==> flow/design.v <==
module PE(
    rst_n,
    in_valid,
    clk,
    up_in,
    left_in,
    right_out,
    down_out,
    result_out
);
input clk;
input rst_n;
input [7:0] up_in, left_in;
input in_valid;
output reg [7:0] right_out, down_out;
output reg [31:0] result_out;
always @(posedge clk or negedge rst_n) begin
    if(!rst_n) begin
        result_out <= 0;
        right_out <= 0;
        down_out <= 0;
    end
    else if(in_valid) begin
        result_out <= 0;
        right_out <= 0;
        down_out <= 0;
    end
    else begin
        result_out <= result_out + up_in * left_in;
        right_out <= left_in;
        down_out <= up_in;
    end
end
endmodule
module buffer (
    input clk,
    input rst_n,
    input in_valid,
    input [31:0] data_in,
    output reg [31:0] data_out
);
reg [7:0] r1_temp1;
reg [7:0] r2_temp1, r2_temp2;
reg [7:0] r3_temp1, r3_temp2, r3_temp3;
always @(posedge clk or negedge rst_n) begin
    if (!rst_n) begin
        data_out <= 32'b0;
        r1_temp1 <= 8'b0;
        r2_temp1 <= 8'b0;
        r2_temp2 <= 8'b0;
        r3_temp1 <= 8'b0;
        r3_temp2 <= 8'b0;
        r3_temp3 <= 8'b0;
    end 
    else if(in_valid) begin
        data_out <= 32'b0;
        r1_temp1 <= 8'b0;
        r2_temp1 <= 8'b0;
        r2_temp2 <= 8'b0;
        r3_temp1 <= 8'b0;
        r3_temp2 <= 8'b0;
        r3_temp3 <= 8'b0;
    end
    else begin
        r1_temp1 <= data_in[23:16];
        r2_temp1 <= r2_temp2;
        r2_temp2 <= data_in[15:8];
        r3_temp1 <= r3_temp2;
        r3_temp2 <= r3_temp3;
        r3_temp3 <= data_in[7:0];
        data_out <= {data_in[31:24], r1_temp1, r2_temp1, r3_temp1};
    end
end 
endmodule
module systolic_array(
    rst_n,
    in_valid,
    clk,
    in_a,
    in_b,
    out_c_r1,
    out_c_r2,
    out_c_r3,
    out_c_r4
);
input rst_n;
input in_valid;
input clk;
input [31:0] in_a;
input [31:0] in_b;
output [127:0] out_c_r1; 
output [127:0] out_c_r2;
output [127:0] out_c_r3;
output [127:0] out_c_r4;
wire [7:0] vertical_wire[4:0][3:0]; 
wire [7:0] horizontal_wire[3:0][4:0];  
wire [31:0] c_wire[3:0][3:0]; 
assign vertical_wire[0][0] = in_b[31:24];  
assign vertical_wire[0][1] = in_b[23:16];  
assign vertical_wire[0][2] = in_b[15:8];  
assign vertical_wire[0][3] = in_b[7:0];   
assign horizontal_wire[0][0] = in_a[31:24];  
assign horizontal_wire[1][0] = in_a[23:16];  
assign horizontal_wire[2][0] = in_a[15:8];   
assign horizontal_wire[3][0] = in_a[7:0];    
genvar i,j;
generate
    for(i=0;i<4;i=i+1) begin:ROW
        for(j=0;j<4;j=j+1) begin:COL
            PE pe(
                .rst_n(rst_n),
                .in_valid(in_valid),
                .clk(clk),
                .up_in(vertical_wire[i][j]),
                .left_in(horizontal_wire[i][j]),
                .right_out(horizontal_wire[i][j+1]),
                .down_out(vertical_wire[i+1][j]),
                .result_out(c_wire[i][j])
            );
        end
    end
endgenerate
assign out_c_r1 = {c_wire[0][0], c_wire[0][1], c_wire[0][2], c_wire[0][3]};
assign out_c_r2 = {c_wire[1][0], c_wire[1][1], c_wire[1][2], c_wire[1][3]};
assign out_c_r3 = {c_wire[2][0], c_wire[2][1], c_wire[2][2], c_wire[2][3]};
assign out_c_r4 = {c_wire[3][0], c_wire[3][1], c_wire[3][2], c_wire[3][3]};
endmodule
module TPU(
    clk,
    rst_n,
    in_valid,
    K,
    M,
    N,
    busy,
    A_wr_en,
    A_index,
    A_data_in,
    A_data_out,
    B_wr_en,
    B_index,
    B_data_in,
    B_data_out,
    C_wr_en,
    C_index,
    C_data_in,
    C_data_out
);
input clk;
input rst_n;
input            in_valid;
input [7:0]      K;
input [7:0]      M;
input [7:0]      N;
output reg       busy;
output reg          A_wr_en;
output reg [15:0]   A_index;
output     [31:0]   A_data_in;
input  [31:0]       A_data_out;
output reg          B_wr_en;
output reg [15:0]   B_index;
output     [31:0]   B_data_in;
input  [31:0]       B_data_out;
output reg          C_wr_en;
output reg [15:0]   C_index;
output reg [127:0]  C_data_in;
input  [127:0]      C_data_out;
assign A_data_in = 32'd0;
assign B_data_in = 32'd0;
reg [31:0] A_buffer_in, B_buffer_in;
reg [31:0] A_buffer_out, B_buffer_out;
wire [127:0] c_out[3:0];
buffer weight_buffer_A (
    .clk(clk),
    .rst_n(rst_n),
    .in_valid(in_valid),
    .data_in(A_buffer_in),
    .data_out(A_buffer_out)
);
buffer input_buffer_B (
    .clk(clk),
    .rst_n(rst_n),
    .in_valid(in_valid),
    .data_in(B_buffer_in),
    .data_out(B_buffer_out)
);
reg sa_valid;
systolic_array SA (
    .rst_n(rst_n),
    .in_valid(sa_valid),
    .clk(clk),
    .in_a(A_buffer_out),
    .in_b(B_buffer_out),
    .out_c_r1(c_out[0]),
    .out_c_r2(c_out[1]),
    .out_c_r3(c_out[2]),
    .out_c_r4(c_out[3])
);
reg [7:0] M_reg, N_reg, K_reg;
reg [7:0] tile_m, tile_n, tile_k;
reg [7:0] max_tile_m, max_tile_n, max_tile_k;
wire [127:0] c_row0 = c_out[0];
wire [127:0] c_row1 = c_out[1];
wire [127:0] c_row2 = c_out[2];
wire [127:0] c_row3 = c_out[3];
integer i, j;
localparam IDLE = 3'd0;
localparam LOAD = 3'd1;
localparam CALC = 3'd2;
localparam WRITEBACK = 3'd3;
localparam DONE = 3'd4;
reg [3:0] state, next_state;
reg [7:0] load_cnt, calc_cnt, wb_cnt;
reg [15:0] A_addr, B_addr, C_addr;
always @(*) begin
    if(tile_k == max_tile_k - 1) begin
        if(tile_k * 4 + load_cnt > K_reg) begin
            A_addr = (((tile_m * K_reg) + K_reg)) ;
            B_addr = (((tile_n * K_reg) + K_reg));
        end
        else begin
            A_addr = (((tile_m * K_reg) + (tile_k * 4))) + load_cnt;
            B_addr = (((tile_n * K_reg) + (tile_k * 4))) + load_cnt;
        end
    end
    else begin
        A_addr = (((tile_m * K_reg) + (tile_k * 4))) + load_cnt;
        B_addr = (((tile_n * K_reg) + (tile_k * 4))) + load_cnt;
    end
    C_addr = ((tile_n * M_reg) + (tile_m * 4)) + wb_cnt;
end
reg [15:0] next_tile_m, next_tile_n;
always @(*) begin
    if(tile_n < max_tile_n - 1) begin
        next_tile_n = tile_n + 1;
        next_tile_m = tile_m;
    end
    else begin
        next_tile_n = 0;
        if(tile_m < max_tile_m - 1) begin
            next_tile_m = tile_m + 1;
        end
        else begin
            next_tile_m = 0;
        end
    end
end
always @(posedge clk or negedge rst_n) begin
    if(!rst_n) begin
        M_reg <= 0;
        N_reg <= 0;
        K_reg <= 0;
        max_tile_m <= 0;
        max_tile_n <= 0; 
        max_tile_k <= 0;
        tile_k <= 0;
    end
    else if(in_valid) begin
        M_reg <= M;
        N_reg <= N;
        K_reg <= K;
        max_tile_m <= (M + 3) >> 2;  
        max_tile_n <= (N + 3) >> 2; 
        max_tile_k <= (K + 3) >> 2; 
        tile_k <= 0;
    end
end
always @(*) begin
    case(state)
        IDLE: begin
            if(in_valid)
                next_state = LOAD;
            else
                next_state = IDLE;
        end
        LOAD: begin
            if(load_cnt > K_reg || tile_k * 4 + load_cnt > K_reg) 
                next_state = CALC;
            else
                next_state = LOAD;
        end
        CALC: begin
            if(calc_cnt == 7)
                next_state = WRITEBACK;    
            else
                next_state = CALC;
        end
        WRITEBACK: begin
            if(wb_cnt > 3 || tile_m * 4 + wb_cnt >= M_reg) begin
                if(tile_n < max_tile_n - 1 || tile_m < max_tile_m - 1)
                    next_state = LOAD;
                else
                    next_state = DONE;
            end
            else
                next_state = WRITEBACK;
        end
        DONE: begin
            next_state = IDLE;
        end
        default: next_state = IDLE;
    endcase
end
always @(posedge clk or negedge rst_n) begin
    if(!rst_n) begin
        busy <= 0;
        A_wr_en <= 0;
        B_wr_en <= 0;
        C_wr_en <= 0;
        A_index <= 0;
        B_index <= 0;
        C_index <= 0;
        load_cnt <= 0;
        calc_cnt <= 0;
        wb_cnt <= 0;
        sa_valid <= 0;
        tile_m <= 0;
        tile_n <= 0;
        state <= IDLE;
    end
    else begin
        state <= next_state;
        case(state)
            IDLE: begin
                if(in_valid) begin
                    busy <= 1;
                    load_cnt <= 0;
                    calc_cnt <= 0;
                    wb_cnt <= 0;
                    sa_valid <= 1;
                end
                else begin
                    busy <= 0;
                end
                A_buffer_in <= 0;
                B_buffer_in <= 0;
                C_wr_en <= 0;
            end
            LOAD: begin
                A_index <= A_addr;
                B_index <= B_addr;
                sa_valid <= 0;
                if(tile_k * 4 + load_cnt > K_reg) begin
                    A_buffer_in <= 0; 
                    B_buffer_in <= 0;
                end
                else if(load_cnt == 0) begin
                    A_buffer_in <= 0; 
                    B_buffer_in <= 0;
                end
                else begin
                    A_buffer_in <= A_data_out;
                    B_buffer_in <= B_data_out;
                end
                if(load_cnt > K_reg) begin
                    load_cnt <= 0;
                end
                else begin
                    load_cnt <= load_cnt + 1;
                end
            end
            CALC: begin
                A_buffer_in <= 0;
                B_buffer_in <= 0;
                if(calc_cnt == 7) begin
                    calc_cnt <= 0;
                end
                else begin
                    calc_cnt <= calc_cnt + 1;
                end
            end
            WRITEBACK: begin
                if(wb_cnt <= 3 && tile_m * 4 + wb_cnt < M_reg) begin
                    C_wr_en <= 1;
                    C_index <= C_addr;
                    C_data_in <= c_out[wb_cnt];
                    wb_cnt <= wb_cnt + 1;
                end
                else begin
                    C_wr_en <= 0;
                    sa_valid <= 1;
                    tile_m <= next_tile_m;
                    tile_n <= next_tile_n;
                    wb_cnt <= 0;
                end
            end
            DONE: begin
                busy <= 0;
                C_wr_en <= 0;
            end
        endcase
        if(in_valid) begin
            tile_m <= 0;
            tile_n <= 0;
        end
    end
end
endmodule
# Tool chain data of TPU
# The steps from the RTL of TPU to its reports follow in flow order.
# Lines are those of the file above, counted from 1.
# Operators carry their Yosys type and port widths (W data, S select, Z words).
# Cell names lack the library's common part.
# Not given: --
# design
design	TPU
clk_port	clk
lib	sky130hd
lib_corner	tt_025C_1v80

# Word-level counts
# Yosys after proc, flatten, opt, wreduce and memory -nomap, before mapping. Print and check cells are not counted.
# bits
output_inout_bits	244
mem_bits_ro	0
clocked_rd_ports_x_width	0
latchBits	0
mem_bits_rw	0
register_bits	1190
n_memories	0
wordCells	270
# classes
muxes	94
multipliers	21
n_logic	0
addsub	34
reduce_logical	27
cmp	8
n_shift	0
div_mod_pow	0
equal	12
# op_table
operator	n
$mul A8 B8 Y16	21
$mux W32	22
$add A32 B16 Y32	16
$pmux W128 S4	1
$mux W8	49
$pmux W32 S2	2
$add A16 B8 Y16	5
$lt A8 B32 Y1	2
$mux W16	4
$pmux W8 S2	3
$add A8 B1 Y8 const B	5
$ge A32 B8 Y1	1
$logic_not A32 Y1	1
$sub A8 B1 Y9 const B	3
$add A8 B2 Y9 const B	3
$add A16 B10 Y16	1
$gt A8 B8 Y1	2
$reduce_bool A2 Y1	7
$reduce_and A2 Y1	6
$pmux W3 S4	1
$add A10 B8 Y11	1
$lt A11 B8 Y1	1
$reduce_and A3 Y1	3
$ne A2 B2 Y1 const B	4
$gt A8 B2 Y1 const B	1
$le A8 B2 Y1 const B	1
$eq A8 B3 Y1 const B	1
$logic_not A8 Y1	1
# Other operator kinds: 16; their cells: 28.

# Depth
# Depth = most cells in a row (Yosys ltp): at word level without a register or memory, in the mapped netlist without a sequential cell, where the memories' decode and read muxes count.
# logic_depth
word_depth	7
abc_area	0
depth_mapped	22
depth_no_buf	20

# Synthesis result
# The flow's flattened synthesis, as Yosys stat reports it; memories are mapped. The netlist is that of the ABC_AREA named above (0 if unset); the other value can give another one.
# Totals and module areas in this step are rounded.
# by_type
cell_type	n	area_total_um2
dfrtp_1	996	2.49E+04
fa_1	986	1.97E+04
ha_1	851	1.06E+04
inv_1	2026	7.6E+03
edfxtp_1	192	5765.53
and2_1	720	4504.32
nand2_1	813	3.05E+03
nor2b_1	483	3.02E+03
nor2_1	558	2.09E+03
xnor2_1	211	1.85E+03
a21oi_1	297	1.49E+03
xor2_1	162	1.42E+03
mux2i_1	140	1.4E+03
a222oi_1	128	1.28E+03
o21ai_0	255	1.28E+03
clkbuf_1	277	1.04E+03
a21o_1	103	773.242
nand3_1	136	680.653
# Not listed: further types 63, cells in them 901.
# mapped
n_buf	364
flip_flops	1189
seqArea_um2	31000
stdcells	10235
synth_area_um2	99000
# By module: a second synthesis without flattening, with its own total; a netlist apart from the flattened one above.
# hier_totals
cells_unflattened	10756
hier_area_um2	100000
# Each row is one instance without its submodules.
# modules
mod	area_um2	n_cells	seq_area_um2	instances
PE	4600	489	1200	16
TPU	26000	2596	9100	1
buffer	2500	168	2000	2
systolic_array	0.0	0	0.0	1

# Path before layout
# Source: OpenSTA report_checks on the synthesized netlist (no wires, ideal clock, input and output delay 20% of the period each), path of least setup slack; recovery checks are left aside. Register names are those of the netlist, which keeps one name where synthesis merged equal registers.
# synth_timing
kind	reg2reg
from	register tile_m[0]
to	register C_data_in[0]
path_stages	12
t_arrival_ns	8.145
setup_time_ns	0.617
t_first_pin_ns	0.000
delay_ns	8.762
path_slack_ns	-2.262
required_ns	5.883
clock_period_ns	6.5
period_less_setup_slack_ns	8.762
# "delay_ns" is the arrival time less input delay plus setup time.
# "path_stages": output pins that drive a net of the path, with the launching flip-flop's if there is one; two outputs of one cell count as two.
# "period_less_setup_slack_ns" = period - worst setup slack (recovery checks aside). The figure is calculated, with input and output delays left at 20% of the set period.
# Between the ends stands the longest chain of elaborated cells between them, by number of cells; it is not shown to be the way that was timed. Of several equally long chains one is given.
# Each line given opens the expression or statement behind the cell; cells for indexed reads and writes are added by Yosys, which also makes memories of some case tables.
# A register here has more assigning lines than the two given.
# synth_between
path_cell_list	dfrtp_1 ha_1 fa_1 xor2_1 ha_1 a21o_1 a211o_1 o221ai_1 and2_1 nand3_1 clkbuf_1 nor2_1
elab_chain_cells	4
cells_between	4
# synth_lines
item	line_no	text
start, declared	200	reg [7:0] tile_m, tile_n, tile_k;
start, assigned	317	tile_m <= 0;
start, assigned	382	tile_m <= next_tile_m;
$add A10 B8 Y11	373	if(wb_cnt <= 3 && tile_m * 4 + wb_cnt < M_reg) begin
$lt A11 B8 Y1	373
$logic_and A1 B1 Y1	373
$reduce_and A3 Y1	--
end, assigned	376	C_data_in <= c_out[wb_cnt];
end, declared	166	output reg [127:0]  C_data_in;

# Worst path after layout
# From the final timing report of record 1: the path of least setup slack in the routed layout; clock arrival at registers is part of the times.
# layout_timing
kind	reg2reg
from	register K_reg[3]
to	register A_index[15]
path_stages	18
t_first_pin_ns	0.82
required_ns	6.49
path_slack_ns	0.31
clock_period_ns	5.82
setup_time_ns	0.15
t_arrival_ns	6.18
# Between the ends stands the longest chain of elaborated cells between them, by number of cells; it is not shown to be the way that was timed. Of several equally long chains one is given.
# layout_between
path_cell_list	dfrtp_1 inv_1 nor2_1 fa_1 fa_1 inv_1 fa_1 fa_1 inv_1 ha_1 nand3_1 a21oi_1 nor2_1 a211o_1 mux2i_1 a21oi_1 xnor2_1 a21oi_1
elab_chain_cells	4
cells_between	7
# layout_lines
item	line_no	text
start, declared	199	reg [7:0] M_reg, N_reg, K_reg;
start, assigned	252	K_reg <= 0;
start, assigned	261	K_reg <= K;
$mul A8 B8 Y16	222	A_addr = (((tile_m * K_reg) + (tile_k * 4))) + load_cnt;
$add A16 B8 Y16	222
$mux W16	217	if(tile_k * 4 + load_cnt > K_reg) begin
$mux W16	216	if(tile_k == max_tile_k - 1) begin
end, assigned	310	A_index <= 0;
end, assigned	340	A_index <= A_addr;
end, declared	157	output reg [15:0]   A_index;

FLOW RESULTS
============

Settings and measured results of 2 stored flow runs for module TPU (sky130hd), not sorted in any way. The constraints put input and output delay at 20% of the set period each and load the outputs with 0.01 pF.
"period_reached_ns" is the run's clock period less its worst setup slack. It is reckoned from that one timing run; input and output delays stay at 20% of the period that was set.
"worst_setup_path_time_ns" is the time allowed to the run's worst setup path (the clock period less input and output delay, where it has them) less its slack. Clock arrival times count: a late capture clock shortens it, a late launch clock lengthens it.
By "fin_power_mw" is meant OpenSTA's value without simulated activity: inputs other than the clock are taken to toggle once in ten clock periods, and the tool carries that through the logic.
Measured values are rounded.

Record 1, flow files:
==> flow/run.sh <==
#!/bin/bash
# the make line also repeats the synthesis and layout settings of config.mk as NAME=value (left out here)
make -C /OpenROAD-flow-scripts/flow DESIGN_CONFIG=/design/flow/config.mk WORK_HOME=/design/flow/orfs CLKGATE_MAP_FILE= finish
==> flow/config.mk <==
export PLATFORM = sky130hd
export DESIGN_NAME = TPU
export DESIGN_NICKNAME = TPU
export VERILOG_FILES = /design/flow/design.v
export SDC_FILE = /design/flow/constraint.sdc
export NUM_CORES = 4
export LEC_CHECK = 0
export CAP_MARGIN = 20
export CORE_MARGIN = 2
export CORE_UTILIZATION = 40
export PLACE_DENSITY = 0.6
export SLEW_MARGIN = 20
==> flow/constraint.sdc <==
create_clock -name core_clock -period 5.82 [get_ports {clk}]
set_input_delay 1.1640 -clock core_clock [delete_from_list [all_inputs] [get_ports {clk}]]
set_output_delay 1.1640 -clock core_clock [all_outputs]
set_load 0.01 [all_outputs]

==> results of record 1, as CSV <==
result,value
timing.setup.ws_ns,0.31
yosys.chip_area_um2,99000
fin_power_mw,32
setupTns_ns,0.000
fin_util_pct,45
die_um2,250000
stdcell_area_um2,110000
period_reached_ns,5.511
worst_setup_path_time_ns,5.51
timing.worst_path_kind,"reg2reg"

Record 2, flow files:
==> flow/run.sh <==
#!/bin/bash
# the make line also repeats the synthesis and layout settings of config.mk as NAME=value (left out here)
make -C /OpenROAD-flow-scripts/flow DESIGN_CONFIG=/design/flow/config.mk WORK_HOME=/design/flow/orfs CLKGATE_MAP_FILE= finish
==> flow/config.mk <==
export PLATFORM = sky130hd
export DESIGN_NAME = TPU
export DESIGN_NICKNAME = TPU
export VERILOG_FILES = /design/flow/design.v
export SDC_FILE = /design/flow/constraint.sdc
export NUM_CORES = 4
export LEC_CHECK = 0
export CAP_MARGIN = 20
export CELL_PAD_IN_SITES_GLOBAL_PLACEMENT = 3
export CORE_ASPECT_RATIO = 1.38
export CORE_MARGIN = 3
export CORE_UTILIZATION = 40
export CTS_CLUSTER_SIZE = 25
export MAX_ROUTING_LAYER = met4
export SETUP_SLACK_MARGIN = 1.47
export SLEW_MARGIN = 20
==> flow/constraint.sdc <==
create_clock -name core_clock -period 6.5 [get_ports {clk}]
set_input_delay 1.3000 -clock core_clock [delete_from_list [all_inputs] [get_ports {clk}]]
set_output_delay 1.3000 -clock core_clock [all_outputs]
set_load 0.01 [all_outputs]

==> results of record 2, as CSV <==
result,value
die_um2,250000
fin_util_pct,47
yosys.chip_area_um2,99000
timing.setup.ws_ns,1.4
stdcell_area_um2,110000
period_reached_ns,5.097
worst_setup_path_time_ns,5.10
timing.worst_path_kind,"reg2reg"
setupTns_ns,0.000
fin_power_mw,30
